==> flow/design.v <==
`timescale 1ns / 1ps
package lascon_pkg;
    localparam int WORD_WIDTH   = 64;    
    localparam int NUM_WORDS    = 5;     
    localparam int STATE_WIDTH  = 320;   
    localparam int TUSER_WIDTH  = 4;     
    typedef logic [WORD_WIDTH-1:0] ascon_word_t;
    typedef logic [STATE_WIDTH-1:0] ascon_state_t;
    typedef logic [3:0] rnd_t;
    typedef enum logic [TUSER_WIDTH-1:0] {
        TUSER_RESERVED = 4'b0000,
        TUSER_KEY      = 4'b0001,  
        TUSER_NONCE    = 4'b0010,  
        TUSER_AD       = 4'b0011,  
        TUSER_PT       = 4'b0100,  
        TUSER_CT       = 4'b0101,  
        TUSER_TAG      = 4'b0110,  
        TUSER_MSG      = 4'b0111,  
        TUSER_Z        = 4'b1000,  
        TUSER_DIGEST   = 4'b1001   
    } axi_tuser_t;
    typedef enum logic [2:0] {
        MODE_AEAD_ENC   = 3'b000,
        MODE_AEAD_DEC   = 3'b001,
        MODE_HASH256    = 3'b010,
        MODE_XOF        = 3'b011,
        MODE_CXOF       = 3'b100
    } lascon_mode_t;
    typedef enum logic [2:0] {
        DATA_IN_AXI_SEL        = 3'b000,
        DATA_IN_AEAD_SEL       = 3'b001,
        DATA_IN_HASH_SEL       = 3'b010,
        DATA_IN_XOR_AXI_SEL    = 3'b011,
        DATA_IN_XOR_AEAD_SEL   = 3'b100,
        DATA_IN_XOR_HASH_SEL   = 3'b101
    } data_sel_t;
    function automatic ascon_word_t swap_bytes(input ascon_word_t data);
        swap_bytes = {data[7:0],   data[15:8],  data[23:16], data[31:24],
                data[39:32], data[47:40], data[55:48], data[63:56]};
    endfunction
endpackage : lascon_pkg
`timescale 1ns / 1ps
import lascon_pkg::*;
module substitution_layer (
    input   lascon_pkg::ascon_state_t   state_array_i,
    output  lascon_pkg::ascon_state_t   state_array_o
);
    genvar j;
    generate
        for (j = 0; j < 64; j++) begin : gen_sbox_loop
            logic x0, x1, x2, x3, x4;
            logic t0, t1, t2, t3, t4;
            logic y0, y1, y2, y3, y4;
            assign x0 = state_array_i[0*64+j] ^ state_array_i[4*64+j];
            assign x1 = state_array_i[1*64+j];
            assign x2 = state_array_i[2*64+j] ^ state_array_i[1*64+j];
            assign x3 = state_array_i[3*64+j];
            assign x4 = state_array_i[4*64+j] ^ state_array_i[3*64+j];
            assign t0 = ~x0;
            assign t1 = ~x1;
            assign t2 = ~x2;
            assign t3 = ~x3;
            assign t4 = ~x4;
            assign y0 = x0 ^ (t1 & x2);
            assign y1 = x1 ^ (t2 & x3);
            assign y2 = x2 ^ (t3 & x4);
            assign y3 = x3 ^ (t4 & x0);
            assign y4 = x4 ^ (t0 & x1);
            assign state_array_o[0*64+j] = y0 ^ y4;
            assign state_array_o[1*64+j] = y1 ^ y0;
            assign state_array_o[2*64+j] = ~y2;
            assign state_array_o[3*64+j] = y3 ^ y2;
            assign state_array_o[4*64+j] = y4;
        end
    endgenerate
endmodule
`timescale 1ns / 1ps
import lascon_pkg::*;
module linear_diffusion_layer(
    input  lascon_pkg::ascon_state_t state_array_i,
    output lascon_pkg::ascon_state_t state_array_o
);
    lascon_pkg::ascon_word_t s0, s1, s2, s3, s4;
    assign s0 = state_array_i[0*64 +: 64];
    assign s1 = state_array_i[1*64 +: 64];
    assign s2 = state_array_i[2*64 +: 64];
    assign s3 = state_array_i[3*64 +: 64];
    assign s4 = state_array_i[4*64 +: 64];
    lascon_pkg::ascon_word_t s0_d, s1_d, s2_d, s3_d, s4_d;
    always_comb begin
        s0_d = s0 ^ ((s0 >> 19) | (s0 << ( 64 - 19))) ^
                    ((s0 >> 28) | (s0 << ( 64 - 28)));
        s1_d = s1 ^ ((s1 >> 61) | (s1 << ( 64 - 61))) ^
                    ((s1 >> 39) | (s1 << ( 64 - 39)));
        s2_d = s2 ^ ((s2 >> 1 ) | (s2 << ( 64 - 1 ))) ^
                    ((s2 >> 6 ) | (s2 << ( 64 - 6 )));
        s3_d = s3 ^ ((s3 >> 10) | (s3 << ( 64 - 10))) ^
                    ((s3 >> 17) | (s3 << ( 64 - 17)));
        s4_d = s4 ^ ((s4 >> 7 ) | (s4 << ( 64 - 7 ))) ^
                    ((s4 >> 41) | (s4 << ( 64 - 41)));
    end
    assign state_array_o[0*64 +: 64] = s0_d;
    assign state_array_o[1*64 +: 64] = s1_d;
    assign state_array_o[2*64 +: 64] = s2_d;
    assign state_array_o[3*64 +: 64] = s3_d;
    assign state_array_o[4*64 +: 64] = s4_d;
endmodule
`timescale 1ns / 1ps
import lascon_pkg::*;
module constant_addition_layer (
    input   lascon_pkg::rnd_t           rnd_i,
    input   lascon_pkg::ascon_state_t   state_array_i,
    output  lascon_pkg::ascon_state_t   state_array_o
);
    (* keep *) logic [7:0] round_const;
    assign round_const = {~rnd_i, rnd_i};
    always_comb begin
        state_array_o = state_array_i;
        state_array_o[2*64 +: 8] = state_array_i[2*64 +: 8] ^ round_const;
    end
endmodule
`timescale 1ns / 1ps
import lascon_pkg::*;
module lascon_core #(
    parameter int LASCON_VARIANT = 0
)(
    input   logic           clk,
    input   logic           rst,
    input   logic           start_perm_i,
    input   logic           round_config_i,
    input   logic [2:0]     word_sel_i,
    input   lascon_pkg::ascon_word_t    data_i,
    input   logic           write_en_i,
    output  lascon_pkg::ascon_word_t    data_o,
    output  logic           ready_o
);
    typedef enum logic [0:0] {
        STATE_IDLE,
        STATE_PERM
    } state_t;
    state_t state, next_state;
    lascon_pkg::rnd_t rnd_cnt;
    lascon_pkg::ascon_state_t state_array;
    lascon_pkg::ascon_state_t addition_state_array_o, substitution_state_array_o, diffusion_state_array_o;
    constant_addition_layer const_add(
        .rnd_i(rnd_cnt),
        .state_array_i(state_array),
        .state_array_o(addition_state_array_o)
    );
    substitution_layer substitution(
        .state_array_i(addition_state_array_o),
        .state_array_o(substitution_state_array_o)
    );
    linear_diffusion_layer diffusion(
        .state_array_i(substitution_state_array_o),
        .state_array_o(diffusion_state_array_o)
    );
    always_ff @(posedge clk or posedge rst) begin
        if (rst) begin
            state <= STATE_IDLE;
        end else begin
            state <= next_state;
        end
    end
    always_comb begin
        next_state = state;
        case(state)
            STATE_IDLE: begin
                if (start_perm_i) begin
                    next_state = STATE_PERM;
                end else begin
                    next_state = STATE_IDLE;
                end
            end
            STATE_PERM: begin
                if (rnd_cnt < 4'd11) begin
                    next_state = STATE_PERM;
                end else begin
                    next_state = STATE_IDLE;
                end
            end
            default: begin
                next_state = STATE_IDLE;
            end
        endcase
    end
    assign ready_o = (state == STATE_IDLE);
    always_ff @(posedge clk) begin
        unique case (state)
            STATE_IDLE: begin
                if (start_perm_i) rnd_cnt <= round_config_i ? 4'd0 : 4'd4;
                if (write_en_i) begin
                    case (word_sel_i)
                        3'd0: state_array[0*64 +: 64] <= data_i;
                        3'd1: state_array[1*64 +: 64] <= data_i;
                        3'd2: state_array[2*64 +: 64] <= data_i;
                        3'd3: state_array[3*64 +: 64] <= data_i;
                        3'd4: state_array[4*64 +: 64] <= data_i;
                        default: ;
                    endcase
                end
            end
            STATE_PERM: begin
                state_array <= diffusion_state_array_o;
                if (rnd_cnt < 4'd11) rnd_cnt <= rnd_cnt + 4'd1;
            end
        endcase
    end
    always_comb begin
        case (word_sel_i)
            3'd0: data_o = state_array[0*64 +: 64];
            3'd1: data_o = state_array[1*64 +: 64];
            3'd2: data_o = state_array[2*64 +: 64];
            3'd3: data_o = state_array[3*64 +: 64];
            3'd4: data_o = state_array[4*64 +: 64];
            default: data_o = 64'd0;
        endcase
    end
endmodule
`timescale 1ns / 1ps
import lascon_pkg::*;
module lascon_padder (
    input  logic          clk,
    input  logic          rst,
    input  lascon_pkg::lascon_mode_t  mode_i,
    input  lascon_pkg::ascon_word_t   s_axis_tdata_i,
    input  logic [7:0]    s_axis_tkeep_i,
    input  lascon_pkg::axi_tuser_t    s_axis_tuser_i,
    input  logic          s_axis_tlast_i,
    input  logic          s_axis_tvalid_i,
    output logic          s_axis_tready_o,
    output lascon_pkg::ascon_word_t         padded_tdata_o,
    output logic [7:0]          padded_tkeep_raw_o,  
    output lascon_pkg::axi_tuser_t          padded_tuser_o,
    output logic                padded_tlast_o,
    output logic                padded_tvalid_o,
    output logic                padded_is_padding_o,  
    input  logic                padded_tready_i
);
    typedef enum logic [1:0] {
        STATE_IDLE_PASS = 2'b00,
        STATE_PAD_WORD1 = 2'b01,  
        STATE_PAD_WORD2 = 2'b10   
    } padder_state_t;
    padder_state_t state, next_state;
    logic word_count_reg, word_count_next;
    logic is_padding_group;
    assign is_padding_group = (s_axis_tuser_i == TUSER_AD ||
                               s_axis_tuser_i == TUSER_PT ||
                               s_axis_tuser_i == TUSER_MSG ||
                               s_axis_tuser_i == TUSER_Z);
    logic is_aead_mode;
    assign is_aead_mode = ((mode_i == MODE_AEAD_ENC) || (mode_i == MODE_AEAD_DEC));
    logic pad_word2_is_80_reg, pad_word2_data_next;
    lascon_pkg::ascon_word_t masked_data;
    lascon_pkg::axi_tuser_t held_tuser_next, held_tuser_reg;
    function automatic lascon_pkg::ascon_word_t apply_padding(
        input lascon_pkg::ascon_word_t data,
        input logic [7:0]  keep
    );
        case (keep)
            8'h00:   apply_padding = {8'h80, 56'h00_00_00_00_00_00_00};
            8'h01:   apply_padding = {data[7:0], 8'h80, 48'h00_00_00_00_00_00};
            8'h03:   apply_padding = {data[7:0], data[15:8], 8'h80, 40'h00_00_00_00_00};
            8'h07:   apply_padding = {data[7:0], data[15:8], data[23:16], 8'h80, 32'h00_00_00_00};
            8'h0F:   apply_padding = {data[7:0], data[15:8], data[23:16], data[31:24], 8'h80, 24'h00_00_00};
            8'h1F:   apply_padding = {data[7:0], data[15:8], data[23:16], data[31:24], data[39:32], 8'h80, 16'h00_00};
            8'h3F:   apply_padding = {data[7:0], data[15:8], data[23:16], data[31:24], data[39:32], data[47:40], 8'h80, 8'h00};
            8'h7F:   apply_padding = {data[7:0], data[15:8], data[23:16], data[31:24], data[39:32], data[47:40], data[55:48], 8'h80};
            default: apply_padding = lascon_pkg::swap_bytes(data);
        endcase
    endfunction
    always_comb begin
        masked_data = lascon_pkg::swap_bytes(s_axis_tdata_i);
        if (s_axis_tvalid_i && is_padding_group && s_axis_tlast_i && (s_axis_tkeep_i != 8'hFF)) begin
            masked_data = apply_padding(s_axis_tdata_i, s_axis_tkeep_i);
        end
    end
    always_ff @(posedge clk or posedge rst) begin
        if (rst) begin
            state              <= STATE_IDLE_PASS;
            held_tuser_reg     <= TUSER_RESERVED;
            pad_word2_is_80_reg <= '0;
            word_count_reg     <= 1'b0;
        end else begin
            state              <= next_state;
            held_tuser_reg     <= held_tuser_next;
            pad_word2_is_80_reg <= pad_word2_data_next;
            word_count_reg     <= word_count_next;
        end
    end
    always_comb begin
        next_state          = state;
        word_count_next     = word_count_reg;
        held_tuser_next     = held_tuser_reg;
        pad_word2_data_next = pad_word2_is_80_reg;
        s_axis_tready_o = padded_tready_i;
        padded_tvalid_o = s_axis_tvalid_i;
        padded_tdata_o  = masked_data;
        padded_tkeep_raw_o = s_axis_tkeep_i;  
        padded_tuser_o  = s_axis_tuser_i;
        padded_tlast_o  = s_axis_tlast_i;  
        padded_is_padding_o = 1'b0;
        case (state)
            STATE_IDLE_PASS: begin
                if (is_padding_group) begin
                    if (s_axis_tvalid_i && s_axis_tlast_i) begin
                        if (s_axis_tkeep_i == 8'hFF) begin
                            padded_tlast_o = 1'b0;
                        end else begin
                            if (is_aead_mode && word_count_reg == 1'b0) padded_tlast_o = 1'b0;
                            else padded_tlast_o = 1'b1;
                        end
                    end
                    if (s_axis_tvalid_i && padded_tready_i) begin
                        if (s_axis_tlast_i) begin
                            held_tuser_next = s_axis_tuser_i;
                             word_count_next = 1'b0;
                            if (s_axis_tkeep_i == 8'hFF) begin
                                if (is_aead_mode) begin
                                    if (word_count_reg == 1'b0) begin
                                        pad_word2_data_next = 1'b1;
                                        next_state          = STATE_PAD_WORD2;
                                    end else begin
                                        pad_word2_data_next = 1'b0;
                                        next_state          = STATE_PAD_WORD1;
                                    end
                                end else begin
                                    pad_word2_data_next = 1'b1;
                                    next_state          = STATE_PAD_WORD2;
                                end
                            end else begin
                                if (is_aead_mode && (word_count_reg == 1'b0)) begin
                                    pad_word2_data_next = 1'b0;
                                    next_state          = STATE_PAD_WORD2;
                                end
                            end
                        end else begin
                            word_count_next = is_aead_mode ? ~word_count_reg : 1'b0;
                        end
                    end
                end
            end
            STATE_PAD_WORD1: begin
                s_axis_tready_o = 1'b0;
                padded_tvalid_o = 1'b1;
                padded_tdata_o  = 64'h8000_0000_0000_0000;
                padded_tkeep_raw_o = 8'h00;  
                padded_tuser_o  = held_tuser_reg;
                padded_tlast_o  = 1'b0;
                padded_is_padding_o = 1'b1;
                if (padded_tready_i) begin
                    next_state = STATE_PAD_WORD2;
                end
            end
           STATE_PAD_WORD2: begin
                s_axis_tready_o = 1'b0;
                padded_tvalid_o = 1'b1;
                padded_tdata_o  = {pad_word2_is_80_reg, 63'b0};
                padded_tkeep_raw_o = 8'h00;  
                padded_tuser_o  = held_tuser_reg;
                padded_tlast_o  = 1'b1;
                padded_is_padding_o = 1'b1;
                if (padded_tready_i) begin
                    next_state      = STATE_IDLE_PASS;
                    word_count_next = 1'b0;
                end
            end
            default: next_state = STATE_IDLE_PASS;
        endcase
    end
endmodule
`timescale 1ns / 1ps
import lascon_pkg::*;
module hash_fsm (
    input  logic           clk,
    input  logic           rst,
    input  lascon_pkg::lascon_mode_t   mode_i,
    input  logic [31:0]    xof_len_i,      
    input  logic           start_i,
    input  logic           abort_i,        
    output logic           busy_o,
    output logic           done_o,
    input  logic           lascon_ready_i,
    output logic           start_perm_o,
    output logic           round_config_o,  
    output logic [2:0]     word_sel_o,
    output lascon_pkg::ascon_word_t    data_o,          
    output logic           write_en_o,
    output lascon_pkg::data_sel_t      core_in_data_sel_o,
    input  lascon_pkg::axi_tuser_t     padded_tuser_i,
    input  logic           padded_tlast_i,
    input  logic           padded_tvalid_i,
    output logic           padded_tready_o,
    output logic [7:0]     m_axis_tkeep_o,
    output lascon_pkg::axi_tuser_t     m_axis_tuser_o,
    output logic           m_axis_tlast_o,
    output logic           m_axis_tvalid_o,
    input  logic           m_axis_tready_i
);
    typedef enum logic [2:0] {
        STATE_IDLE,
        STATE_INIT,
        STATE_PERM_START,
        STATE_PERM_WAIT,
        STATE_ABSORB,
        STATE_SQUEEZE,
        STATE_DONE
    } state_t;
    typedef enum logic {
        PHASE_ABSORB  = 1'b0,
        PHASE_SQUEEZE = 1'b1
    } phase_t;
    state_t state, next_state;
    phase_t phase_reg, next_phase;
    logic [2:0]  word_cnt, next_word_cnt;
    logic [31:0] words_remaining_r, next_words_remaining;
    logic        abort_latch;
    logic [31:0] target_squeeze_words;
    assign target_squeeze_words = (mode_i == MODE_HASH256) ? 32'd4 : ((xof_len_i + 32'd7) >> 3);
    localparam lascon_pkg::ascon_word_t ASCON_HASH_IV_WORD0  = 64'h0000080100cc0002;
    localparam lascon_pkg::ascon_word_t ASCON_XOF_IV_WORD0   = 64'h0000080000cc0003;
    localparam lascon_pkg::ascon_word_t ASCON_CXOF_IV_WORD0  = 64'h0000080000cc0004;
    always_ff @(posedge clk or posedge rst) begin
        if (rst) begin
            state     <= STATE_IDLE;
            phase_reg <= PHASE_ABSORB;
            word_cnt  <= 3'd0;
            words_remaining_r <= 32'd0;
        end else begin
            state     <= next_state;
            phase_reg <= next_phase;
            word_cnt  <= next_word_cnt;
            words_remaining_r <= next_words_remaining;
            if (state == STATE_IDLE) begin
                abort_latch <= 1'b0;
            end else begin
                abort_latch <= abort_latch | abort_i;
            end
        end
    end
    always_comb begin
        next_state           = state;
        next_word_cnt        = word_cnt;
        next_words_remaining = words_remaining_r;
        next_phase           = phase_reg;
        unique case (state)
            STATE_IDLE: begin
                if (start_i) begin
                    next_state           = STATE_INIT;
                    next_phase           = PHASE_ABSORB;
                    next_word_cnt        = 3'd0;
                    next_words_remaining = target_squeeze_words;
                end
            end
            STATE_INIT: begin
                if (word_cnt == 3'd4) begin
                    next_word_cnt = 3'd0;
                    next_state    = STATE_PERM_START;  
                end else begin
                    next_word_cnt = word_cnt + 3'd1;
                end
            end
            STATE_PERM_START: begin
                next_state = STATE_PERM_WAIT;
            end
            STATE_PERM_WAIT: begin
                if (lascon_ready_i) begin
                    if (phase_reg == PHASE_ABSORB) begin
                        next_state = STATE_ABSORB;
                    end else begin
                        next_state = STATE_SQUEEZE;
                    end
                end
            end
            STATE_ABSORB: begin
                if (padded_tvalid_i && padded_tready_o) begin
                    next_state = STATE_PERM_START;  
                    if (padded_tlast_i && padded_tuser_i != TUSER_Z) begin
                        next_phase    = PHASE_SQUEEZE;
                    end else begin
                        next_phase    = PHASE_ABSORB;
                    end
                end
            end
            STATE_SQUEEZE: begin
                if (m_axis_tready_i) begin
                    next_words_remaining = words_remaining_r - 32'd1;
                    if (abort_i || abort_latch || ((mode_i == MODE_HASH256 || xof_len_i > 0) && words_remaining_r == 32'd1)) begin
                        next_state = STATE_DONE;
                    end else begin
                        next_state = STATE_PERM_START;  
                        next_phase = PHASE_SQUEEZE;
                    end
                end
            end
            STATE_DONE: begin
                next_state = STATE_IDLE;
            end
        endcase
    end
    always_comb begin
        busy_o             = 1'b1;
        done_o             = 1'b0;
        start_perm_o       = 1'b0;
        round_config_o     = 1'b1;  
        write_en_o         = 1'b0;
        word_sel_o         = word_cnt[2:0];
        core_in_data_sel_o = DATA_IN_HASH_SEL;  
        padded_tready_o    = 1'b0;
        m_axis_tvalid_o    = 1'b0;
        m_axis_tlast_o     = 1'b0;
        m_axis_tkeep_o     = 8'hFF;
        m_axis_tuser_o     = TUSER_DIGEST;
        data_o             = 64'b0;
        unique case (state)
            STATE_IDLE: begin
                busy_o = 1'b0;
            end
            STATE_INIT: begin
                write_en_o = 1'b1;
                if (word_cnt == 3'd0) begin
                    unique case (mode_i)
                        MODE_XOF:     data_o = ASCON_XOF_IV_WORD0;
                        MODE_CXOF:    data_o = ASCON_CXOF_IV_WORD0;
                        MODE_HASH256: data_o = ASCON_HASH_IV_WORD0;
                        MODE_AEAD_ENC,
                        MODE_AEAD_DEC: data_o = 64'b0;
                    endcase
                end else begin
                    data_o = 64'b0;
                end
            end
            STATE_PERM_START: begin
                start_perm_o = 1'b1;  
            end
            STATE_PERM_WAIT: begin
            end
            STATE_ABSORB: begin
                padded_tready_o = 1'b1;
                if (padded_tvalid_i) begin
                    write_en_o         = 1'b1;
                    word_sel_o         = 3'd0;  
                    core_in_data_sel_o = DATA_IN_XOR_AXI_SEL;
                end
            end
            STATE_SQUEEZE: begin
                m_axis_tvalid_o = 1'b1;
                word_sel_o      = 3'd0;  
                m_axis_tlast_o = (abort_i || abort_latch || ((mode_i == MODE_HASH256 || xof_len_i > 0) && (words_remaining_r == 32'd1)));
            end
            STATE_DONE: begin
                done_o = 1'b1;
            end
        endcase
    end
endmodule
`timescale 1ns / 1ps
import lascon_pkg::*;
module aead_fsm(
    input logic                 clk,
    input logic                 rst,
    input lascon_pkg::lascon_mode_t         mode_i,   
    input logic                 start_i,
    output logic                busy_o,
    output logic                done_o,
    output logic                tag_fail_o,  
    input  logic                lascon_ready_i,
    input  lascon_pkg::ascon_word_t         core_data_i,    
    output logic                start_perm_o,
    output logic                round_config_o,
    output logic     [2:0]      word_sel_o,   
    output lascon_pkg::ascon_word_t         data_o,
    output logic                write_en_o,
    output lascon_pkg::data_sel_t           in_data_sel_o,   
    input lascon_pkg::ascon_word_t          padded_tdata_i,   
    input logic [7:0]           padded_tkeep_raw_i,  
    input lascon_pkg::axi_tuser_t           padded_tuser_i,   
    input logic                 padded_tlast_i,   
    input logic                 padded_tvalid_i,  
    input logic                 padded_is_padding_i,  
    output logic                padded_tready_o,
    output lascon_pkg::ascon_word_t         m_axis_tdata_o,
    output logic [7:0]          m_axis_tkeep_o,
    output lascon_pkg::axi_tuser_t          m_axis_tuser_o,
    output logic                m_axis_tlast_o,
    output logic                m_axis_tvalid_o,
    input  logic                m_axis_tready_i
);
    localparam lascon_pkg::ascon_word_t AEAD128_IV = 64'h00001000808c0001;  
    localparam lascon_pkg::ascon_word_t DSEP = 64'h0000000000000001;  
    localparam logic ROUND_PA = 1'b1;   
    localparam logic ROUND_PB = 1'b0;   
    typedef enum logic [3:0] {
        ST_IDLE     = 4'd0,
        ST_INIT     = 4'd1,
        ST_PERM     = 4'd2,
        ST_AD       = 4'd3,
        ST_PT_IN    = 4'd4,
        ST_CT_IN    = 4'd5,
        ST_CT_PAD_0 = 4'd6,  
        ST_TAG_INIT = 4'd7,
        ST_ENC_TAG  = 4'd8,
        ST_DEC_TAG  = 4'd9,
        ST_VERIFY   = 4'd10,
        ST_DONE     = 4'd11
    } state_t;
    typedef enum logic [2:0] {
        CTX_INIT   = 3'd0,  
        CTX_AD     = 3'd1,  
        CTX_DATA   = 3'd2,  
        CTX_CT_PAD = 3'd3,  
        CTX_FINAL  = 3'd4   
    } perm_ctx_t;
    state_t    state_r;
    perm_ctx_t perm_ctx_r;
    logic [2:0] shared_cnt_r;
    logic        perm_started_r;
    logic        post_perm_active_r;
    logic    ad_word_r;
    logic    ad_last_seen_r;
    logic    dat_word_r;
    lascon_pkg::ascon_word_t shared_key_tag_r[2];
    logic tag_ok_r;
    function automatic logic [63:0] tkeep_to_mask(input logic [7:0] tkeep);
        logic [63:0] mask;
        mask[63:56] = tkeep[0] ? 8'hFF : 8'h00;
        mask[55:48] = tkeep[1] ? 8'hFF : 8'h00;
        mask[47:40] = tkeep[2] ? 8'hFF : 8'h00;
        mask[39:32] = tkeep[3] ? 8'hFF : 8'h00;
        mask[31:24] = tkeep[4] ? 8'hFF : 8'h00;
        mask[23:16] = tkeep[5] ? 8'hFF : 8'h00;
        mask[15:8]  = tkeep[6] ? 8'hFF : 8'h00;
        mask[7:0]   = tkeep[7] ? 8'hFF : 8'h00;
        tkeep_to_mask = mask;
    endfunction
    function automatic logic [63:0] get_padding_bit(input logic [7:0] tkeep);
        logic [63:0] pad;
        pad = 64'h0;
        casex (tkeep)
            8'bxxxx_xxx0: pad[63] = 1'b1;
            8'bxxxx_xx01: pad[55] = 1'b1;
            8'bxxxx_x011: pad[47] = 1'b1;
            8'bxxxx_0111: pad[39] = 1'b1;
            8'bxxx0_1111: pad[31] = 1'b1;
            8'bxx01_1111: pad[23] = 1'b1;
            8'bx011_1111: pad[15] = 1'b1;
            8'b0111_1111: pad[7]  = 1'b1;
            default:      pad = 64'h0;
        endcase
        get_padding_bit = pad;
    endfunction
    logic is_enc;
    assign is_enc = (mode_i == MODE_AEAD_ENC);
    logic perm_done;
    assign perm_done = perm_started_r && lascon_ready_i;
    logic phs;
    assign phs = padded_tvalid_i && padded_tready_o;
    logic [1:0] pp_max;
    always_comb begin
        case (perm_ctx_r)
            CTX_INIT:   pp_max = 2'd1;
            CTX_AD:     pp_max = 2'd0;
            CTX_DATA:   pp_max = 2'd0;
            CTX_CT_PAD: pp_max = 2'd0;
            CTX_FINAL:  pp_max = 2'd1;
            default:    pp_max = 2'd0;
        endcase
    end
    logic pp_done;
    assign pp_done = post_perm_active_r && (shared_cnt_r == {1'b0, pp_max});
    logic needs_post_perm;
    assign needs_post_perm =    (perm_ctx_r == CTX_INIT)  ||
                                (perm_ctx_r == CTX_FINAL)  ||
                                (perm_ctx_r == CTX_AD && ad_last_seen_r) ||
                                (perm_ctx_r == CTX_CT_PAD);
    state_t next_state;
    always_ff @(posedge clk or posedge rst) begin
        if(rst) state_r <= ST_IDLE;
        else begin
            state_r <= next_state;
        end
    end
    logic init_ack;
    assign init_ack =   (state_r == ST_INIT) &&
                        ((shared_cnt_r == 3'd0 && lascon_ready_i) ||
                        ((shared_cnt_r <= 3'd2) && padded_tvalid_i && padded_tuser_i == TUSER_KEY && padded_tready_o) ||
                        ((shared_cnt_r >= 3'd3 && shared_cnt_r <= 3'd4) && padded_tvalid_i && padded_tuser_i == TUSER_NONCE && padded_tready_o));
    logic ad_word_valid;
    assign ad_word_valid = (state_r == ST_AD && padded_tvalid_i && padded_tuser_i == TUSER_AD && padded_tready_o);
    logic pt_word_valid;
    assign pt_word_valid = (state_r == ST_PT_IN && padded_tvalid_i && padded_tready_o);
    logic ct_word_valid;
    assign ct_word_valid = (state_r == ST_CT_IN && padded_tvalid_i && padded_tready_o);
    always_comb begin
        next_state = state_r;
        case (state_r)
            ST_IDLE: begin
                if (start_i) next_state = ST_INIT;
            end
            ST_INIT: begin
                if (shared_cnt_r == 3'd4 && init_ack) begin
                    next_state = ST_PERM;
                end else begin
                    next_state = ST_INIT;
                end
            end
            ST_PERM: begin
                if ((perm_done && !needs_post_perm) || (post_perm_active_r && pp_done)) begin
                    case (perm_ctx_r)
                        CTX_INIT : next_state = ST_AD;
                        CTX_AD   : next_state = ad_last_seen_r ? (is_enc ? ST_PT_IN : ST_CT_IN) : ST_AD;
                        CTX_DATA : next_state = is_enc ? ST_PT_IN : ST_CT_IN;
                        CTX_CT_PAD: next_state = ST_TAG_INIT;
                        CTX_FINAL: next_state = is_enc ? ST_ENC_TAG : ST_DEC_TAG;
                        default  : next_state = ST_DONE;
                    endcase
                end else begin
                    next_state = ST_PERM;
                end
            end
            ST_AD: begin
                if (padded_tvalid_i && padded_tuser_i != TUSER_AD) begin
                    next_state = is_enc ? ST_PT_IN : ST_CT_IN;
                end else if (ad_word_valid && (padded_tlast_i || ad_word_r == 1'b1)) begin
                    next_state = ST_PERM;
                end else begin
                    next_state = ST_AD;
                end
            end
            ST_PT_IN: begin
                if (pt_word_valid) begin
                    if (padded_tlast_i) next_state = ST_TAG_INIT;
                    else if (dat_word_r == 1'b1) next_state = ST_PERM;
                    else next_state = ST_PT_IN;
                end else begin
                    next_state = ST_PT_IN;
                end
            end
            ST_CT_IN: begin
                if (ct_word_valid) begin
                    if (padded_tlast_i) begin
                        if (padded_tkeep_raw_i == 8'hFF) begin
                            if (dat_word_r == 1'b1) next_state = ST_PERM;
                            else next_state = ST_CT_PAD_0;
                        end else begin
                            next_state = ST_TAG_INIT;
                        end
                    end
                    else if (dat_word_r == 1'b1) next_state = ST_PERM;
                    else next_state = ST_CT_IN;
                end else begin
                    next_state = ST_CT_IN;
                end
            end
            ST_CT_PAD_0: begin
                next_state = ST_TAG_INIT;
            end
            ST_TAG_INIT: begin
                if (shared_cnt_r == 3'd2) begin
                    next_state = ST_PERM;
                end else begin
                    next_state = ST_TAG_INIT;
                end
            end
            ST_ENC_TAG: begin
                if (m_axis_tvalid_o && m_axis_tready_i && shared_cnt_r == 3'd1) begin
                    next_state = ST_DONE;
                end else begin
                    next_state = ST_ENC_TAG;
                end
            end
            ST_DEC_TAG: begin
                if (shared_cnt_r == 3'd1 && padded_tvalid_i && padded_tready_o && padded_tuser_i == TUSER_TAG) begin
                    next_state = ST_VERIFY;
                end else begin
                    next_state = ST_DEC_TAG;
                end
            end
            ST_VERIFY: begin
                if (shared_cnt_r == 3'd2) next_state = ST_DONE;
                else next_state = ST_VERIFY;
            end
            ST_DONE: begin
                if (!start_i) next_state = ST_IDLE;
                else next_state = ST_DONE;
            end
            default: next_state = ST_IDLE;
        endcase
    end
    logic [63:0] ct_mask;
    logic [63:0] pad_bit;
    assign ct_mask = tkeep_to_mask(padded_tkeep_raw_i);
    assign pad_bit = get_padding_bit(padded_tkeep_raw_i);
    always_comb begin
        busy_o             = 1'b1;
        done_o             = 1'b0;
        tag_fail_o         = 1'b0;
        start_perm_o       = 1'b0;
        round_config_o     = ROUND_PB;
        word_sel_o         = 3'd0;
        data_o             = 64'd0;
        write_en_o         = 1'b0;
        in_data_sel_o      = DATA_IN_AXI_SEL;
        padded_tready_o    = 1'b0;
        m_axis_tdata_o  = 64'd0;
        m_axis_tkeep_o  = 8'd0;
        m_axis_tuser_o  = TUSER_RESERVED;
        m_axis_tlast_o  = 1'b0;
        m_axis_tvalid_o = 1'b0;
        case (state_r)
            ST_IDLE: begin
                busy_o = 1'b0;
            end
            ST_INIT: begin
                if (shared_cnt_r == 3'd0) begin
                    write_en_o     = lascon_ready_i;
                    in_data_sel_o  = DATA_IN_AEAD_SEL;
                    word_sel_o     = 3'd0;
                    data_o         = AEAD128_IV;
                end else if (shared_cnt_r <= 3'd2) begin
                    padded_tready_o = 1'b1;
                    if (padded_tvalid_i && padded_tuser_i == TUSER_KEY) begin
                        write_en_o     = 1'b1;
                        in_data_sel_o  = DATA_IN_AXI_SEL;
                        word_sel_o     = shared_cnt_r[2:0];
                    end
                end else begin
                    padded_tready_o = 1'b1;
                    if (padded_tvalid_i && padded_tuser_i == TUSER_NONCE) begin
                        write_en_o     = 1'b1;
                        in_data_sel_o  = DATA_IN_AXI_SEL;
                        word_sel_o     = shared_cnt_r[2:0];
                    end
                end
            end
            ST_PERM: begin
                if (!perm_started_r && !post_perm_active_r) begin
                    start_perm_o   = 1'b1;
                    round_config_o = (perm_ctx_r == CTX_INIT || perm_ctx_r == CTX_FINAL)
                                        ? ROUND_PA : ROUND_PB;
                end else if (post_perm_active_r) begin
                    write_en_o    = 1'b1;
                    in_data_sel_o = DATA_IN_XOR_AEAD_SEL;
                    case (perm_ctx_r)
                        CTX_INIT, CTX_FINAL: begin
                            word_sel_o = (shared_cnt_r == 3'd0) ? 3'd3 : 3'd4;
                            data_o     = (shared_cnt_r == 3'd0) ? shared_key_tag_r[0] : shared_key_tag_r[1];
                        end
                        CTX_AD: begin
                            word_sel_o = 3'd4;
                            data_o     = DSEP;
                        end
                        CTX_CT_PAD: begin
                            word_sel_o = 3'd0;
                            data_o     = 64'h80000000_00000000;
                        end
                        CTX_DATA: ;  
                        default: ;
                    endcase
                end
            end
            ST_AD: begin
                padded_tready_o = 1'b1;
                if (padded_tvalid_i && padded_tuser_i != TUSER_AD) begin
                    padded_tready_o = 1'b0;
                    write_en_o    = 1'b1;
                    in_data_sel_o = DATA_IN_XOR_AEAD_SEL;
                    word_sel_o    = 3'd4;
                    data_o        = DSEP;
                end else if (padded_tvalid_i && padded_tuser_i == TUSER_AD) begin
                    write_en_o    = 1'b1;
                    in_data_sel_o = DATA_IN_XOR_AXI_SEL;
                    word_sel_o    = {2'b00, ad_word_r};  
                end
            end
            ST_PT_IN: begin
                padded_tready_o = padded_is_padding_i ? 1'b1 : m_axis_tready_i;
                if (padded_tvalid_i && padded_tready_o) begin
                    write_en_o      = 1'b1;
                    in_data_sel_o   = DATA_IN_XOR_AXI_SEL;
                    word_sel_o      = {2'b00, dat_word_r};
                    m_axis_tdata_o  = core_data_i ^ padded_tdata_i;
                    m_axis_tvalid_o = ~padded_is_padding_i;
                    m_axis_tkeep_o  = padded_tkeep_raw_i;  
                    m_axis_tuser_o  = TUSER_CT;
                    m_axis_tlast_o  = padded_tlast_i;
                end
            end
            ST_CT_IN: begin
                padded_tready_o = m_axis_tready_i;
                if (padded_tvalid_i && m_axis_tready_i) begin
                    write_en_o      = 1'b1;
                    in_data_sel_o   = DATA_IN_AEAD_SEL;  
                    word_sel_o      = {2'b00, dat_word_r};
                    data_o          = (padded_tdata_i & ct_mask) | ((core_data_i ^ pad_bit) & ~ct_mask);
                    m_axis_tdata_o  = core_data_i ^ padded_tdata_i;
                    m_axis_tvalid_o = 1'b1;
                    m_axis_tkeep_o  = padded_tkeep_raw_i;
                    m_axis_tuser_o  = TUSER_PT;
                    m_axis_tlast_o  = padded_tlast_i;
                end
            end
            ST_CT_PAD_0: begin
                write_en_o    = 1'b1;
                in_data_sel_o = DATA_IN_XOR_AEAD_SEL;
                word_sel_o    = 3'd1;
                data_o        = 64'h80000000_00000000;
            end
            ST_TAG_INIT: begin
                if (shared_cnt_r < 3'd2) begin
                    write_en_o    = 1'b1;
                    in_data_sel_o = DATA_IN_XOR_AEAD_SEL;
                    word_sel_o    = (shared_cnt_r == 3'd0) ? 3'd3 : 3'd4;
                    data_o        = (shared_cnt_r == 3'd0) ? shared_key_tag_r[0] : shared_key_tag_r[1];
                end
            end
            ST_ENC_TAG: begin
                m_axis_tvalid_o = 1'b1;
                m_axis_tkeep_o  = 8'hFF;
                m_axis_tuser_o  = TUSER_TAG;
                m_axis_tlast_o  = (shared_cnt_r == 3'd1);
                word_sel_o      = (shared_cnt_r == 3'd0) ? 3'd3 : 3'd4;
                m_axis_tdata_o  = core_data_i;
            end
            ST_DEC_TAG: begin
                padded_tready_o = 1'b1;
            end
            ST_VERIFY: begin
                word_sel_o = (shared_cnt_r == 3'd0) ? 3'd3 : 3'd4;
            end
            ST_DONE: begin
                busy_o     = 1'b0;
                done_o     = 1'b1;
                tag_fail_o = (is_enc ? 1'b0 : ~tag_ok_r);
            end
            default: ;
        endcase
    end
    always_ff @(posedge clk or posedge rst) begin
        if (rst) begin
            perm_ctx_r         <= CTX_INIT;
            shared_cnt_r       <= 3'd0;
            perm_started_r     <= 1'b0;
            post_perm_active_r <= 1'b0;
            ad_word_r          <= 1'b0;
            ad_last_seen_r     <= 1'b0;
            dat_word_r         <= 1'b0;
            shared_key_tag_r[0]<= 64'd0;
            shared_key_tag_r[1]<= 64'd0;
            tag_ok_r           <= 1'b1;
        end else begin
            case (state_r)
                ST_IDLE: begin
                    if (start_i) begin
                        shared_cnt_r       <= 3'd0;
                        perm_ctx_r         <= CTX_INIT;
                        ad_word_r          <= 1'b0;
                        ad_last_seen_r     <= 1'b0;
                        dat_word_r         <= 1'b0;
                        tag_ok_r           <= 1'b1;
                        perm_started_r     <= 1'b0;
                        post_perm_active_r <= 1'b0;
                    end
                end
            ST_INIT: begin
                    case (shared_cnt_r)
                        3'd0: begin
                            if (lascon_ready_i) shared_cnt_r <= 3'd1;
                        end
                        3'd1: begin
                            if (phs && padded_tuser_i == TUSER_KEY) begin
                                shared_key_tag_r[0] <= padded_tdata_i;  
                                shared_cnt_r <= 3'd2;
                            end
                        end
                        3'd2: begin
                            if (phs && padded_tuser_i == TUSER_KEY) begin
                                shared_key_tag_r[1] <= padded_tdata_i;  
                                shared_cnt_r <= 3'd3;
                            end
                        end
                        3'd3: begin
                            if (phs && padded_tuser_i == TUSER_NONCE)
                                shared_cnt_r <= 3'd4;
                        end
                        3'd4: begin
                            if (init_ack) shared_cnt_r <= 3'd0;
                        end
                        default: ;
                    endcase
                end
                ST_PERM: begin
                    if (!perm_started_r && !post_perm_active_r)
                        perm_started_r <= 1'b1;
                    if (perm_done) begin
                        perm_started_r <= 1'b0;
                        if (needs_post_perm) begin
                            post_perm_active_r <= 1'b1;
                            shared_cnt_r <= 3'd0;
                        end
                    end
                    if (post_perm_active_r) begin
                        if (pp_done) begin
                            post_perm_active_r <= 1'b0;
                            shared_cnt_r <= 3'd0;
                        end else begin
                            shared_cnt_r <= shared_cnt_r + 3'd1;
                        end
                    end
                end
                ST_AD: begin
                    if (padded_tvalid_i && padded_tuser_i != TUSER_AD) begin
                        ad_last_seen_r <= 1'b1;
                    end else if (phs && padded_tuser_i == TUSER_AD) begin
                        if (padded_tlast_i) begin
                            ad_last_seen_r <= 1'b1;
                            perm_ctx_r     <= CTX_AD;  
                            ad_word_r      <= 1'b0;
                        end else if (ad_word_r == 1'b1) begin
                            perm_ctx_r <= CTX_AD;
                            ad_word_r  <= 1'b0;
                        end else begin
                            ad_word_r <= 1'b1;  
                        end
                    end
                end
                ST_PT_IN: begin
                    if (phs) begin
                        if (padded_tlast_i) begin
                            dat_word_r      <= 1'b0;
                        end else if (dat_word_r == 1'b1) begin
                            perm_ctx_r <= CTX_DATA;
                            dat_word_r <= 1'b0;
                        end else begin
                            dat_word_r <= 1'b1;
                        end
                    end
                end
                ST_CT_IN: begin
                    if (phs) begin
                        if (padded_tlast_i) begin
                            dat_word_r      <= 1'b0;
                            if (padded_tkeep_raw_i == 8'hFF && dat_word_r == 1'b1) begin
                                perm_ctx_r <= CTX_CT_PAD;
                            end
                        end else if (dat_word_r == 1'b1) begin
                            perm_ctx_r <= CTX_DATA;
                            dat_word_r <= 1'b0;
                        end else begin
                            dat_word_r <= 1'b1;
                        end
                    end
                end
                ST_TAG_INIT: begin
                    if (shared_cnt_r < 3'd2)
                        shared_cnt_r <= shared_cnt_r + 3'd1;
                    if (shared_cnt_r == 3'd1)
                        perm_ctx_r <= CTX_FINAL;
                    if (shared_cnt_r == 3'd2)
                        shared_cnt_r <= 3'd0;
                end
                ST_ENC_TAG: begin
                    if (m_axis_tvalid_o && m_axis_tready_i) begin
                        if (shared_cnt_r == 3'd1) shared_cnt_r <= 3'd0;
                        else shared_cnt_r <= shared_cnt_r + 3'd1;
                    end
                end
                ST_DEC_TAG: begin
                    if (phs && padded_tuser_i == TUSER_TAG) begin
                        shared_key_tag_r[shared_cnt_r[0]] <= padded_tdata_i;
                        if (shared_cnt_r == 3'd1) shared_cnt_r <= 3'd0;
                        else shared_cnt_r <= shared_cnt_r + 3'd1;
                    end
                end
                ST_VERIFY: begin
                    case (shared_cnt_r)
                        3'd0: begin
                            if (core_data_i != shared_key_tag_r[0]) tag_ok_r <= 1'b0;
                            shared_cnt_r <= 3'd1;
                        end
                        3'd1: begin
                            if (core_data_i != shared_key_tag_r[1]) tag_ok_r <= 1'b0;
                            shared_cnt_r <= 3'd2;
                        end
                        default: ;  
                    endcase
                end
                ST_CT_PAD_0,
                ST_DONE: begin
                end
                default: ;
            endcase
            end
        end
endmodule
`timescale 1ns / 1ps
import lascon_pkg::*;
module lascon_top #(
    parameter int LASCON_VARIANT = 0
)(
    input  logic                                clk,
    input  logic                                rst,
    input  logic [2:0]                          mode_i,      
    input  logic [31:0]                         xof_len_i,   
    input  logic                                start_i,     
    input  logic                                abort_i,     
    output logic                                busy_o,      
    output logic                                done_o,      
    output logic                                tag_fail_o,  
    input  logic [63:0]                         s_axis_tdata,   
    input  logic [7:0]                          s_axis_tkeep,   
    input  logic [3:0]                          s_axis_tuser,   
    input  logic                                s_axis_tlast,   
    input  logic                                s_axis_tvalid,  
    output logic                                s_axis_tready,  
    output logic [63:0]                         m_axis_tdata,   
    output logic [7:0]                          m_axis_tkeep,   
    output logic [3:0]                          m_axis_tuser,   
    output logic                                m_axis_tlast,   
    output logic                                m_axis_tvalid,  
    input  logic                                m_axis_tready   
);
    logic           is_aead_mode;
    assign is_aead_mode = (mode_i == lascon_pkg::MODE_AEAD_ENC) || (mode_i == lascon_pkg::MODE_AEAD_DEC);
    logic           core_start_perm_i;
    logic           core_round_config_i;
    logic   [2:0]   core_word_sel_i;
    lascon_pkg::ascon_word_t    core_data_i;
    logic           core_write_en_i;
    lascon_pkg::ascon_word_t    core_data_o;
    logic           core_ready_o;
    lascon_pkg::data_sel_t      core_in_data_sel;
    logic           aead_write_en, hash_write_en;
    logic [2:0]     aead_word_sel, hash_word_sel;
    logic           aead_start_perm, hash_start_perm;
    logic           aead_round_config, hash_round_config;
    lascon_pkg::ascon_word_t    aead_data_o, hash_data_o;
    lascon_pkg::data_sel_t      aead_in_data_sel, hash_in_data_sel;
    lascon_pkg::ascon_word_t    padded_tdata;
    lascon_pkg::axi_tuser_t     padded_tuser;
    logic           padded_tlast;
    logic           padded_tvalid;
    logic           padded_is_padding;
    logic [7:0]     padded_tkeep_raw;
    logic           padded_tready;  
    logic           aead_busy, aead_done, aead_tag_fail;
    logic           aead_s_axis_tready;
    logic [63:0]    aead_m_axis_tdata;
    logic [7:0]     aead_m_axis_tkeep;
    lascon_pkg::axi_tuser_t     aead_m_axis_tuser;
    logic           aead_m_axis_tlast;
    logic           aead_m_axis_tvalid;
    logic           hash_busy, hash_done;
    logic           hash_s_axis_tready;
    logic [63:0]    hash_m_axis_tdata;
    logic [7:0]     hash_m_axis_tkeep;
    lascon_pkg::axi_tuser_t     hash_m_axis_tuser;
    logic           hash_m_axis_tlast;
    logic           hash_m_axis_tvalid;
    lascon_padder u_padder (
        .clk            (clk),
        .rst            (rst),
        .mode_i         (lascon_pkg::lascon_mode_t'(mode_i)),
        .s_axis_tdata_i     (s_axis_tdata),
        .s_axis_tkeep_i     (s_axis_tkeep),
        .s_axis_tuser_i     (lascon_pkg::axi_tuser_t'(s_axis_tuser)),
        .s_axis_tlast_i     (s_axis_tlast),
        .s_axis_tvalid_i    (s_axis_tvalid),
        .s_axis_tready_o    (s_axis_tready),  
        .padded_tdata_o     (padded_tdata),
        .padded_tuser_o     (padded_tuser),
        .padded_tlast_o     (padded_tlast),
        .padded_tvalid_o    (padded_tvalid),
        .padded_is_padding_o(padded_is_padding),
        .padded_tkeep_raw_o (padded_tkeep_raw),
        .padded_tready_i    (padded_tready)   
    );
    always_comb begin
        if (mode_i == MODE_AEAD_ENC || mode_i == MODE_AEAD_DEC) begin
            core_start_perm_i   = aead_start_perm;
            core_round_config_i = aead_round_config;
            core_word_sel_i     = aead_word_sel;
            core_write_en_i     = aead_write_en;
            core_in_data_sel    = aead_in_data_sel;
            padded_tready       = aead_s_axis_tready;
            m_axis_tdata        = aead_m_axis_tvalid ? lascon_pkg::swap_bytes(aead_m_axis_tdata) : 64'b0;
            m_axis_tvalid       = aead_m_axis_tvalid;
            m_axis_tlast        = aead_m_axis_tlast;
            m_axis_tuser        = aead_m_axis_tuser;
            m_axis_tkeep        = aead_m_axis_tkeep;
        end else begin
            core_start_perm_i   = hash_start_perm;
            core_round_config_i = hash_round_config;
            core_word_sel_i     = hash_word_sel;
            core_write_en_i     = hash_write_en;
            core_in_data_sel    = hash_in_data_sel;
            padded_tready       = hash_s_axis_tready;
            m_axis_tdata        = hash_m_axis_tvalid ? lascon_pkg::swap_bytes(core_data_o) : 64'b0;
            m_axis_tvalid       = hash_m_axis_tvalid;
            m_axis_tlast        = hash_m_axis_tlast;
            m_axis_tuser        = hash_m_axis_tuser;
            m_axis_tkeep        = hash_m_axis_tkeep;
        end
    end
    aead_fsm u_aead_fsm (
        .clk             (clk),
        .rst             (rst),
        .mode_i          (lascon_pkg::lascon_mode_t'(mode_i)),
        .start_i         (start_i && is_aead_mode),  
        .busy_o          (aead_busy),          
        .done_o          (aead_done),          
        .tag_fail_o      (aead_tag_fail),      
        .lascon_ready_i  (core_ready_o),
        .start_perm_o    (aead_start_perm),
        .round_config_o  (aead_round_config),
        .word_sel_o      (aead_word_sel),
        .data_o          (aead_data_o),
        .write_en_o      (aead_write_en),
        .in_data_sel_o   (aead_in_data_sel),
        .core_data_i     (core_data_o),        
        .padded_tdata_i  (padded_tdata),      
        .padded_tuser_i  (padded_tuser),      
        .padded_tlast_i  (padded_tlast),      
        .padded_tvalid_i (padded_tvalid),     
        .padded_is_padding_i(padded_is_padding),  
        .padded_tkeep_raw_i (padded_tkeep_raw),   
        .padded_tready_o (aead_s_axis_tready),  
        .m_axis_tdata_o  (aead_m_axis_tdata),   
        .m_axis_tkeep_o  (aead_m_axis_tkeep),   
        .m_axis_tuser_o  (aead_m_axis_tuser),   
        .m_axis_tlast_o  (aead_m_axis_tlast),   
        .m_axis_tvalid_o (aead_m_axis_tvalid),  
        .m_axis_tready_i (m_axis_tready)        
    );
    hash_fsm u_hash_fsm (
        .clk                    (clk),
        .rst                    (rst),
        .mode_i                 (lascon_pkg::lascon_mode_t'(mode_i)),
        .xof_len_i              (xof_len_i),          
        .start_i                (start_i && !is_aead_mode),  
        .abort_i                (abort_i),            
        .busy_o                 (hash_busy),          
        .done_o                 (hash_done),          
        .lascon_ready_i         (core_ready_o),
        .start_perm_o           (hash_start_perm),
        .round_config_o         (hash_round_config),
        .word_sel_o             (hash_word_sel),
        .data_o                 (hash_data_o),        
        .write_en_o             (hash_write_en),
        .core_in_data_sel_o     (hash_in_data_sel),
        .padded_tuser_i         (padded_tuser),      
        .padded_tlast_i         (padded_tlast),      
        .padded_tvalid_i        (padded_tvalid),
        .padded_tready_o        (hash_s_axis_tready),
        .m_axis_tkeep_o         (hash_m_axis_tkeep),   
        .m_axis_tuser_o         (hash_m_axis_tuser),   
        .m_axis_tlast_o         (hash_m_axis_tlast),   
        .m_axis_tvalid_o        (hash_m_axis_tvalid),  
        .m_axis_tready_i        (m_axis_tready)        
    );
    lascon_core #(
        .LASCON_VARIANT(LASCON_VARIANT)
    ) u_core (
        .clk            (clk),
        .rst            (rst),
        .start_perm_i   (core_start_perm_i),
        .round_config_i (core_round_config_i),
        .word_sel_i     (core_word_sel_i),
        .data_i         (core_data_i),
        .write_en_i     (core_write_en_i),
        .data_o         (core_data_o),
        .ready_o        (core_ready_o)
    );
    always_comb begin
        case(core_in_data_sel)
            DATA_IN_AEAD_SEL     : core_data_i = aead_data_o;
            DATA_IN_HASH_SEL     : core_data_i = hash_data_o;
            DATA_IN_AXI_SEL      : core_data_i = padded_tdata;
            DATA_IN_XOR_AXI_SEL  : core_data_i = core_data_o ^ padded_tdata;
            DATA_IN_XOR_AEAD_SEL : core_data_i = core_data_o ^ aead_data_o;
            DATA_IN_XOR_HASH_SEL : core_data_i = core_data_o ^ hash_data_o;
            default              : core_data_i = 64'd0;
        endcase
    end
    always_comb begin
        if (mode_i == MODE_AEAD_ENC || mode_i == MODE_AEAD_DEC) begin
            busy_o     = aead_busy;
            done_o     = aead_done;
            tag_fail_o = aead_tag_fail;
        end else begin
            busy_o     = hash_busy;
            done_o     = hash_done;
            tag_fail_o = 1'b0;  
        end
    end
endmodule
Tool chain data of lascon_top. What the tools print for lascon_top, step after step. Line numbers count from 1 in the design file above. Operators: Yosys type, input widths -> output width; for muxes data width and select width s. The mark n/a stands for no value.

Design top: lascon_top. Clock: clk. Standard-cell library: sky130hd. Corner: tt_025C_1v80.

Word-level counts. Source: Yosys, flattened and elaborated. Widths are those after wreduce. Registers that Yosys merges into a memory's read port (data or address) are not register bits. Print and check cells do not count.

For register bits the number is 517. For input bits the number is 118.

Under multiplexer cells stands 286. Under add/subtract/negate cells stands 5. Under magnitude comparators stands 6. Under equality and inequality tests stands 124. Under bitwise logic cells stands 1446. Under reduce/logical cells stands 130.

Operator list (count): $mux 64 (29); $pmux 64 s2 (9); $xor 64x64->64 (14); $pmux 64 s6 (2); $xor 1x1->1 (704); $pmux 64 s8 (1); $not 1->1 (391); $pmux 64 s3 (2); $and 1x1->1 (320); $pmux 64 s5 (1); $pmux 64 s4 (1); $mux 3 (57); $ne 64x64->1 (2); $and 64x64->64 (2); $mux 1 (100); $mux 8 (12); $or 23x64->64 (1); $or 25x64->64 (1); $or 3x64->64 (1); $or 36x64->64 (1); $or 45x64->64 (1); $or 47x64->64 (1); $or 54x64->64 (1); $or 57x64->64 (1); $or 58x64->64 (1); $or 63x64->64 (1); $or 64x64->64 (1); $not 64->64 (1).

Not listed: further kinds 87, cells in them 338.

Depth. Longest topological path by Yosys (ltp), each cell counted once; first at word level (registers and memories cut), then after technology mapping (sequential cells cut; the memories' decode and read muxes count).

The figure for word-level depth is 22. Under ABC_AREA stands 0. Mapped depth: 21. For depth with buffers taken out the number is 14.

After synthesis. Yosys stat after the flow's synthesis: flattened, memories mapped to cells. It holds for the ABC_AREA given above (unset counts as 0); a run with the other value may have another netlist. The area totals of this step are shown rounded.

Cells by type: sky130_fd_sc_hd__edfxtp_1 (count 325, area in all 9759.36 µm²); sky130_fd_sc_hd__xnor2_1 (count 915, area in all 8.01E+03 µm²); sky130_fd_sc_hd__dfrtp_1 (count 202, area in all 5.05E+03 µm²); sky130_fd_sc_hd__xor2_1 (count 419, area in all 3669.77 µm²); sky130_fd_sc_hd__a21oi_1 (count 508, area in all 2.54E+03 µm²); sky130_fd_sc_hd__o21ai_0 (count 507, area in all 2.54E+03 µm²); sky130_fd_sc_hd__nand2_1 (count 619, area in all 2.32E+03 µm²); sky130_fd_sc_hd__ha_1 (count 137, area in all 1.71E+03 µm²); sky130_fd_sc_hd__clkbuf_1 (count 253, area in all 949.661 µm²); sky130_fd_sc_hd__mux2i_1 (count 93, area in all 930.893 µm²); sky130_fd_sc_hd__nand3_1 (count 185, area in all 925.888 µm²); sky130_fd_sc_hd__nor2_1 (count 245, area in all 919.632 µm²); sky130_fd_sc_hd__inv_1 (count 224, area in all 840.806 µm²); sky130_fd_sc_hd__a22oi_1 (count 77, area in all 578.054 µm²); sky130_fd_sc_hd__and3_1 (count 82, area in all 512.992 µm²); sky130_fd_sc_hd__a21boi_0 (count 61, area in all 457.939 µm²); sky130_fd_sc_hd__o22ai_1 (count 62, area in all 387.872 µm²); sky130_fd_sc_hd__a21o_1 (count 48, area in all 360.346 µm²).

Not listed: further types 83, cells in them 879.

Chip area (Yosys): 0.04925 mm². For cells in the netlist the number is 5841. The figure for sequential area is 0.01495 mm². For flip-flop cells the number is 532.

By module: a second synthesis without flattening, with its own total; a netlist apart from the flattened one above.

The figure for cell total of the unflattened synthesis is 5738. Area (unflattened synthesis): 0.05609 mm².

Each row is one instance without its submodules.

Modules: lascon_core #(LASCON_VARIANT=0) (seq. area 0.009754 mm², area 0.01495 mm², instances 1, cells 1329); aead_fsm (seq. area 0.003857 mm², area 0.01142 mm², instances 1, cells 1264); substitution_layer (seq. area 0 mm², area 0.009472 mm², instances 1, cells 1239); linear_diffusion_layer (seq. area 0 mm², area 0.00769 mm², instances 1, cells 320); lascon_top (seq. area 0 mm², area 0.00472 mm², instances 1, cells 546); hash_fsm (seq. area 0.001107 mm², area 0.003956 mm², instances 1, cells 504); constant_addition_layer (seq. area 0 mm², area 0.002457 mm², instances 1, cells 328); lascon_padder (seq. area 0.0002265 mm², area 0.00142 mm², instances 1, cells 208).

Timing after synthesis. OpenSTA on the mapped netlist: ideal clock, no wires. The path of least setup slack (recovery checks aside). Input and output delay are each 20% of the period. Register names are those of the netlist, which keeps one name where synthesis merged equal registers.

Path kind: input -> register. Start: in s_axis_tvalid. End: reg u_core.state_array[100]. The figure for input delay is 1400 ps. Delay of the path: 7000 ps. The entry for launch time at the first pin reads 1400 ps. The figure for data required time is 6417 ps. The figure for buffers on the path is 3. Clock period: 7000 ps. Stages on the path: 9. The entry for slack reads -1400 ps. The entry for library setup time reads 583 ps. Arrival: 7817 ps. The entry for synthesis period reached reads 8400 ps.

"delay of the path" is the arrival time less input delay plus setup time. "stages on the path" counts driving pins, that of a launching flip-flop among them; a cell with two outputs on the path counts twice. "synthesis period reached" = period - worst setup slack (recovery checks aside). The figure is calculated, with input and output delays left at 20% of the set period. The rows between start and end are the longest chain of elaborated cells between them; the timing report does not say that the signal goes this way. Where chains are equally long, one stands for them. Each line given opens the expression or statement behind the cell; cells for indexed reads and writes are added by Yosys, which also makes memories of some case tables. The path ends at the enable pin of a flip-flop; only ways to that pin are counted.

Cells stage by stage: sky130_fd_sc_hd__clkbuf_1 > sky130_fd_sc_hd__nor4_1 > sky130_fd_sc_hd__o31a_1 > sky130_fd_sc_hd__and2_1 > sky130_fd_sc_hd__clkbuf_1 > sky130_fd_sc_hd__nor4_4 > sky130_fd_sc_hd__buf_4 > sky130_fd_sc_hd__nand2_1 > sky130_fd_sc_hd__a21boi_0. Under cells in the longest elaborated chain stands 10.

Ends and longest elaborated chain, post-synthesis: start, declared (line 1115) `input  logic                                s_axis_tvalid,`; $mux 1 (line 304) `case (state)`; $logic_and 1x1->1 (line 830) `if (padded_tvalid_i && padded_tuser_i == TUSER_NONCE) begin`; $mux 3 (line 830); $mux 3 (line 821) `end else if (shared_cnt_r <= 3'd2) begin`; $mux 3 (line 816) `if (shared_cnt_r == 3'd0) begin`; $pmux 3 s8 (line 811) `case (state_r)`; $mux 3 (line 1180) `if (mode_i == MODE_AEAD_ENC || mode_i == MODE_AEAD_DEC) begin`; $eq 3x1->1 (line 210) `case (word_sel_i)`; $ne 2x2->1; $reduce_and 2->1; end, assigned (line 195) `3'd1: state_array[1*64 +: 64] <= data_i;`; end, assigned (line 204) `state_array <= diffusion_state_array_o;`; end, declared (line 143) `lascon_pkg::ascon_state_t state_array;`.

Path in the finished layout. Path of least setup slack in the final report of run 1 (OpenROAD, finished layout, wires in). Where an end is a register, its clock arrival counts in the times. The path's times are printed in steps of 10 ps; the period is the one set.

Path kind: input -> output. Start: in s_axis_tvalid. End: out m_axis_tdata[27]. The entry for launch time at the first pin reads 1400 ps. The figure for data required time is 5600 ps. The figure for input delay is 1400 ps. Stages on the path: 15. Clock period: 7000 ps. Arrival: 5500 ps. The figure for buffers on the path is 5. The entry for slack reads 100 ps. External output delay: 1400 ps.

The rows between start and end are the longest chain of elaborated cells between them; the timing report does not say that the signal goes this way. Where chains are equally long, one stands for them.

Cells stage by stage: sky130_fd_sc_hd__dlygate4sd2_1 > sky130_fd_sc_hd__or3_1 > sky130_fd_sc_hd__and2_1 > sky130_fd_sc_hd__o211a_1 > sky130_fd_sc_hd__o21ai_4 > sky130_fd_sc_hd__buf_12 > sky130_fd_sc_hd__nand2_2 > sky130_fd_sc_hd__buf_4 > sky130_fd_sc_hd__a221oi_1 > sky130_fd_sc_hd__o2bb2ai_4 > sky130_fd_sc_hd__xnor2_1 > sky130_fd_sc_hd__a22oi_1 > sky130_fd_sc_hd__o21ai_1 > sky130_fd_sc_hd__buf_4 > sky130_fd_sc_hd__clkdlybuf4s50_1. Under cells in the longest elaborated chain stands 14.

Ends and longest elaborated chain, post-layout: start, declared (line 1115) `input  logic                                s_axis_tvalid,`; $mux 1 (line 304) `case (state)`; $logic_and 1x1->1 (line 830) `if (padded_tvalid_i && padded_tuser_i == TUSER_NONCE) begin`; $mux 3 (line 830); $mux 3 (line 821) `end else if (shared_cnt_r <= 3'd2) begin`; $mux 3 (line 816) `if (shared_cnt_r == 3'd0) begin`; $pmux 3 s8 (line 811) `case (state_r)`; $mux 3 (line 1180) `if (mode_i == MODE_AEAD_ENC || mode_i == MODE_AEAD_DEC) begin`; $eq 3x3->1 (line 210) `case (word_sel_i)`; $pmux 64 s5 (line 210); $xor 64x64->64 (line 897) `m_axis_tdata_o  = core_data_i ^ padded_tdata_i;`; $mux 64 (line 892) `if (padded_tvalid_i && m_axis_tready_i) begin`; $pmux 64 s3 (line 811); $mux 64 (line 1187) `m_axis_tdata        = aead_m_axis_tvalid ? lascon_pkg::swap_bytes(aead_m_axis_tdata) : 64'b0;`; $mux 64 (line 1180); end, declared (line 1117) `output logic [63:0]                         m_axis_tdata,`.

Subject: flow runs of lascon_top

Hi,

Top module lascon_top; platform sky130hd; tools Yosys and OpenROAD; 3 stored runs in no particular order. Input and output delays are each 20% of the period that was set; the output load is 0.01 pF. By "achieved period" is meant the clock period of the run minus its worst setup slack. This is arithmetic on one report: input and output delays are still those of the set period (20% each). "critical path time" means the part of the period allowed to the worst setup path (the constraints hold back 20% at inputs and 20% at outputs) less its slack; where the path has registers, the arrival times of their clocks count too. "overall power": no workload was simulated; the value follows from the tool's default switching activity. "critical path time" is given in steps of 10 ps. Results are given in rounded form.

Files of run 1:
==> flow/run.sh <==
#!/bin/bash
# the make line also repeats the synthesis and layout settings of config.mk as NAME=value (left out here)
make -C /OpenROAD-flow-scripts/flow DESIGN_CONFIG=/design/flow/config.mk WORK_HOME=/design/flow/orfs CLKGATE_MAP_FILE= finish
==> flow/config.mk <==
export PLATFORM = sky130hd
export DESIGN_NAME = lascon_top
export DESIGN_NICKNAME = lascon_top
export VERILOG_FILES = /design/flow/design.v
export SDC_FILE = /design/flow/constraint.sdc
export NUM_CORES = 4
export LEC_CHECK = 0
export CAP_MARGIN = 15
export CELL_PAD_IN_SITES_GLOBAL_PLACEMENT = 2
export CORE_MARGIN = 2
export CORE_UTILIZATION = 26
export SLEW_MARGIN = 10
==> flow/constraint.sdc <==
create_clock -name core_clock -period 7.0 [get_ports {clk}]
set_input_delay 1.4000 -clock core_clock [delete_from_list [all_inputs] [get_ports {clk}]]
set_output_delay 1.4000 -clock core_clock [all_outputs]
set_load 0.01 [all_outputs]

Results of run 1. The measured utilization after layout is 0.329. The total die area comes to 0.1929 mm². The worst setup slack after layout stands at 97 ps. The overall power reads 18.44 mW. The achieved period stands at 6903 ps. The mapped cell area after synthesis reads 0.04925 mm². The setup TNS reads 0 ps. The measured standard-cell area after layout is 0.06189 mm². The measured smallest hold slack is 479 ps. The critical path time comes to 4100 ps. Critical path kind: input -> output.

Files of run 2:
==> flow/run.sh <==
#!/bin/bash
# the make line also repeats the synthesis and layout settings of config.mk as NAME=value (left out here)
make -C /OpenROAD-flow-scripts/flow DESIGN_CONFIG=/design/flow/config.mk WORK_HOME=/design/flow/orfs CLKGATE_MAP_FILE= finish
==> flow/config.mk <==
export PLATFORM = sky130hd
export DESIGN_NAME = lascon_top
export DESIGN_NICKNAME = lascon_top
export VERILOG_FILES = /design/flow/design.v
export SDC_FILE = /design/flow/constraint.sdc
export NUM_CORES = 4
export LEC_CHECK = 0
export ABC_AREA = 0
export CAP_MARGIN = 30
export CELL_PAD_IN_SITES_GLOBAL_PLACEMENT = 3
export CORE_ASPECT_RATIO = 1.87
export CORE_MARGIN = 6
export CORE_UTILIZATION = 17
export CTS_CLUSTER_SIZE = 81
export MAX_ROUTING_LAYER = met5
export PLACE_DENSITY_LB_ADDON = 0.23
export SETUP_SLACK_MARGIN = 0.3
export SLEW_MARGIN = 20
export TNS_END_PERCENT = 10
==> flow/constraint.sdc <==
create_clock -name core_clock -period 7.75 [get_ports {clk}]
set_input_delay 1.5500 -clock core_clock [delete_from_list [all_inputs] [get_ports {clk}]]
set_output_delay 1.5500 -clock core_clock [all_outputs]
set_load 0.01 [all_outputs]

Results of run 2. The measured utilization after layout is 0.222. The measured smallest hold slack is 484 ps. The mapped cell area after synthesis reads 0.04925 mm². The overall power reads 17.29 mW. The achieved period stands at 7514 ps. The setup TNS reads 0 ps. The worst setup slack after layout stands at 236 ps. The total die area comes to 0.3034 mm². The critical path time comes to 4410 ps. Critical path kind: input -> output. The measured standard-cell area after layout is 0.06372 mm².

Files of run 3:
==> flow/run.sh <==
#!/bin/bash
# the make line also repeats the synthesis and layout settings of config.mk as NAME=value (left out here)
make -C /OpenROAD-flow-scripts/flow DESIGN_CONFIG=/design/flow/config.mk WORK_HOME=/design/flow/orfs CLKGATE_MAP_FILE= finish
==> flow/config.mk <==
export PLATFORM = sky130hd
export DESIGN_NAME = lascon_top
export DESIGN_NICKNAME = lascon_top
export VERILOG_FILES = /design/flow/design.v
export SDC_FILE = /design/flow/constraint.sdc
export NUM_CORES = 4
export LEC_CHECK = 0
export ABC_AREA = 1
export CAP_MARGIN = 25
export CELL_PAD_IN_SITES_GLOBAL_PLACEMENT = 1
export CORE_MARGIN = 6
export CORE_UTILIZATION = 66
export CTS_CLUSTER_SIZE = 81
export MAX_ROUTING_LAYER = met4
export PLACE_DENSITY_LB_ADDON = 0.23
export SETUP_SLACK_MARGIN = 0.3
export SLEW_MARGIN = 20
export TNS_END_PERCENT = 10
==> flow/constraint.sdc <==
create_clock -name core_clock -period 7.75 [get_ports {clk}]
set_input_delay 1.5500 -clock core_clock [delete_from_list [all_inputs] [get_ports {clk}]]
set_output_delay 1.5500 -clock core_clock [all_outputs]
set_load 0.01 [all_outputs]

Outcome of run 3: no final report: placement broke off with FLW-0024.

Regards
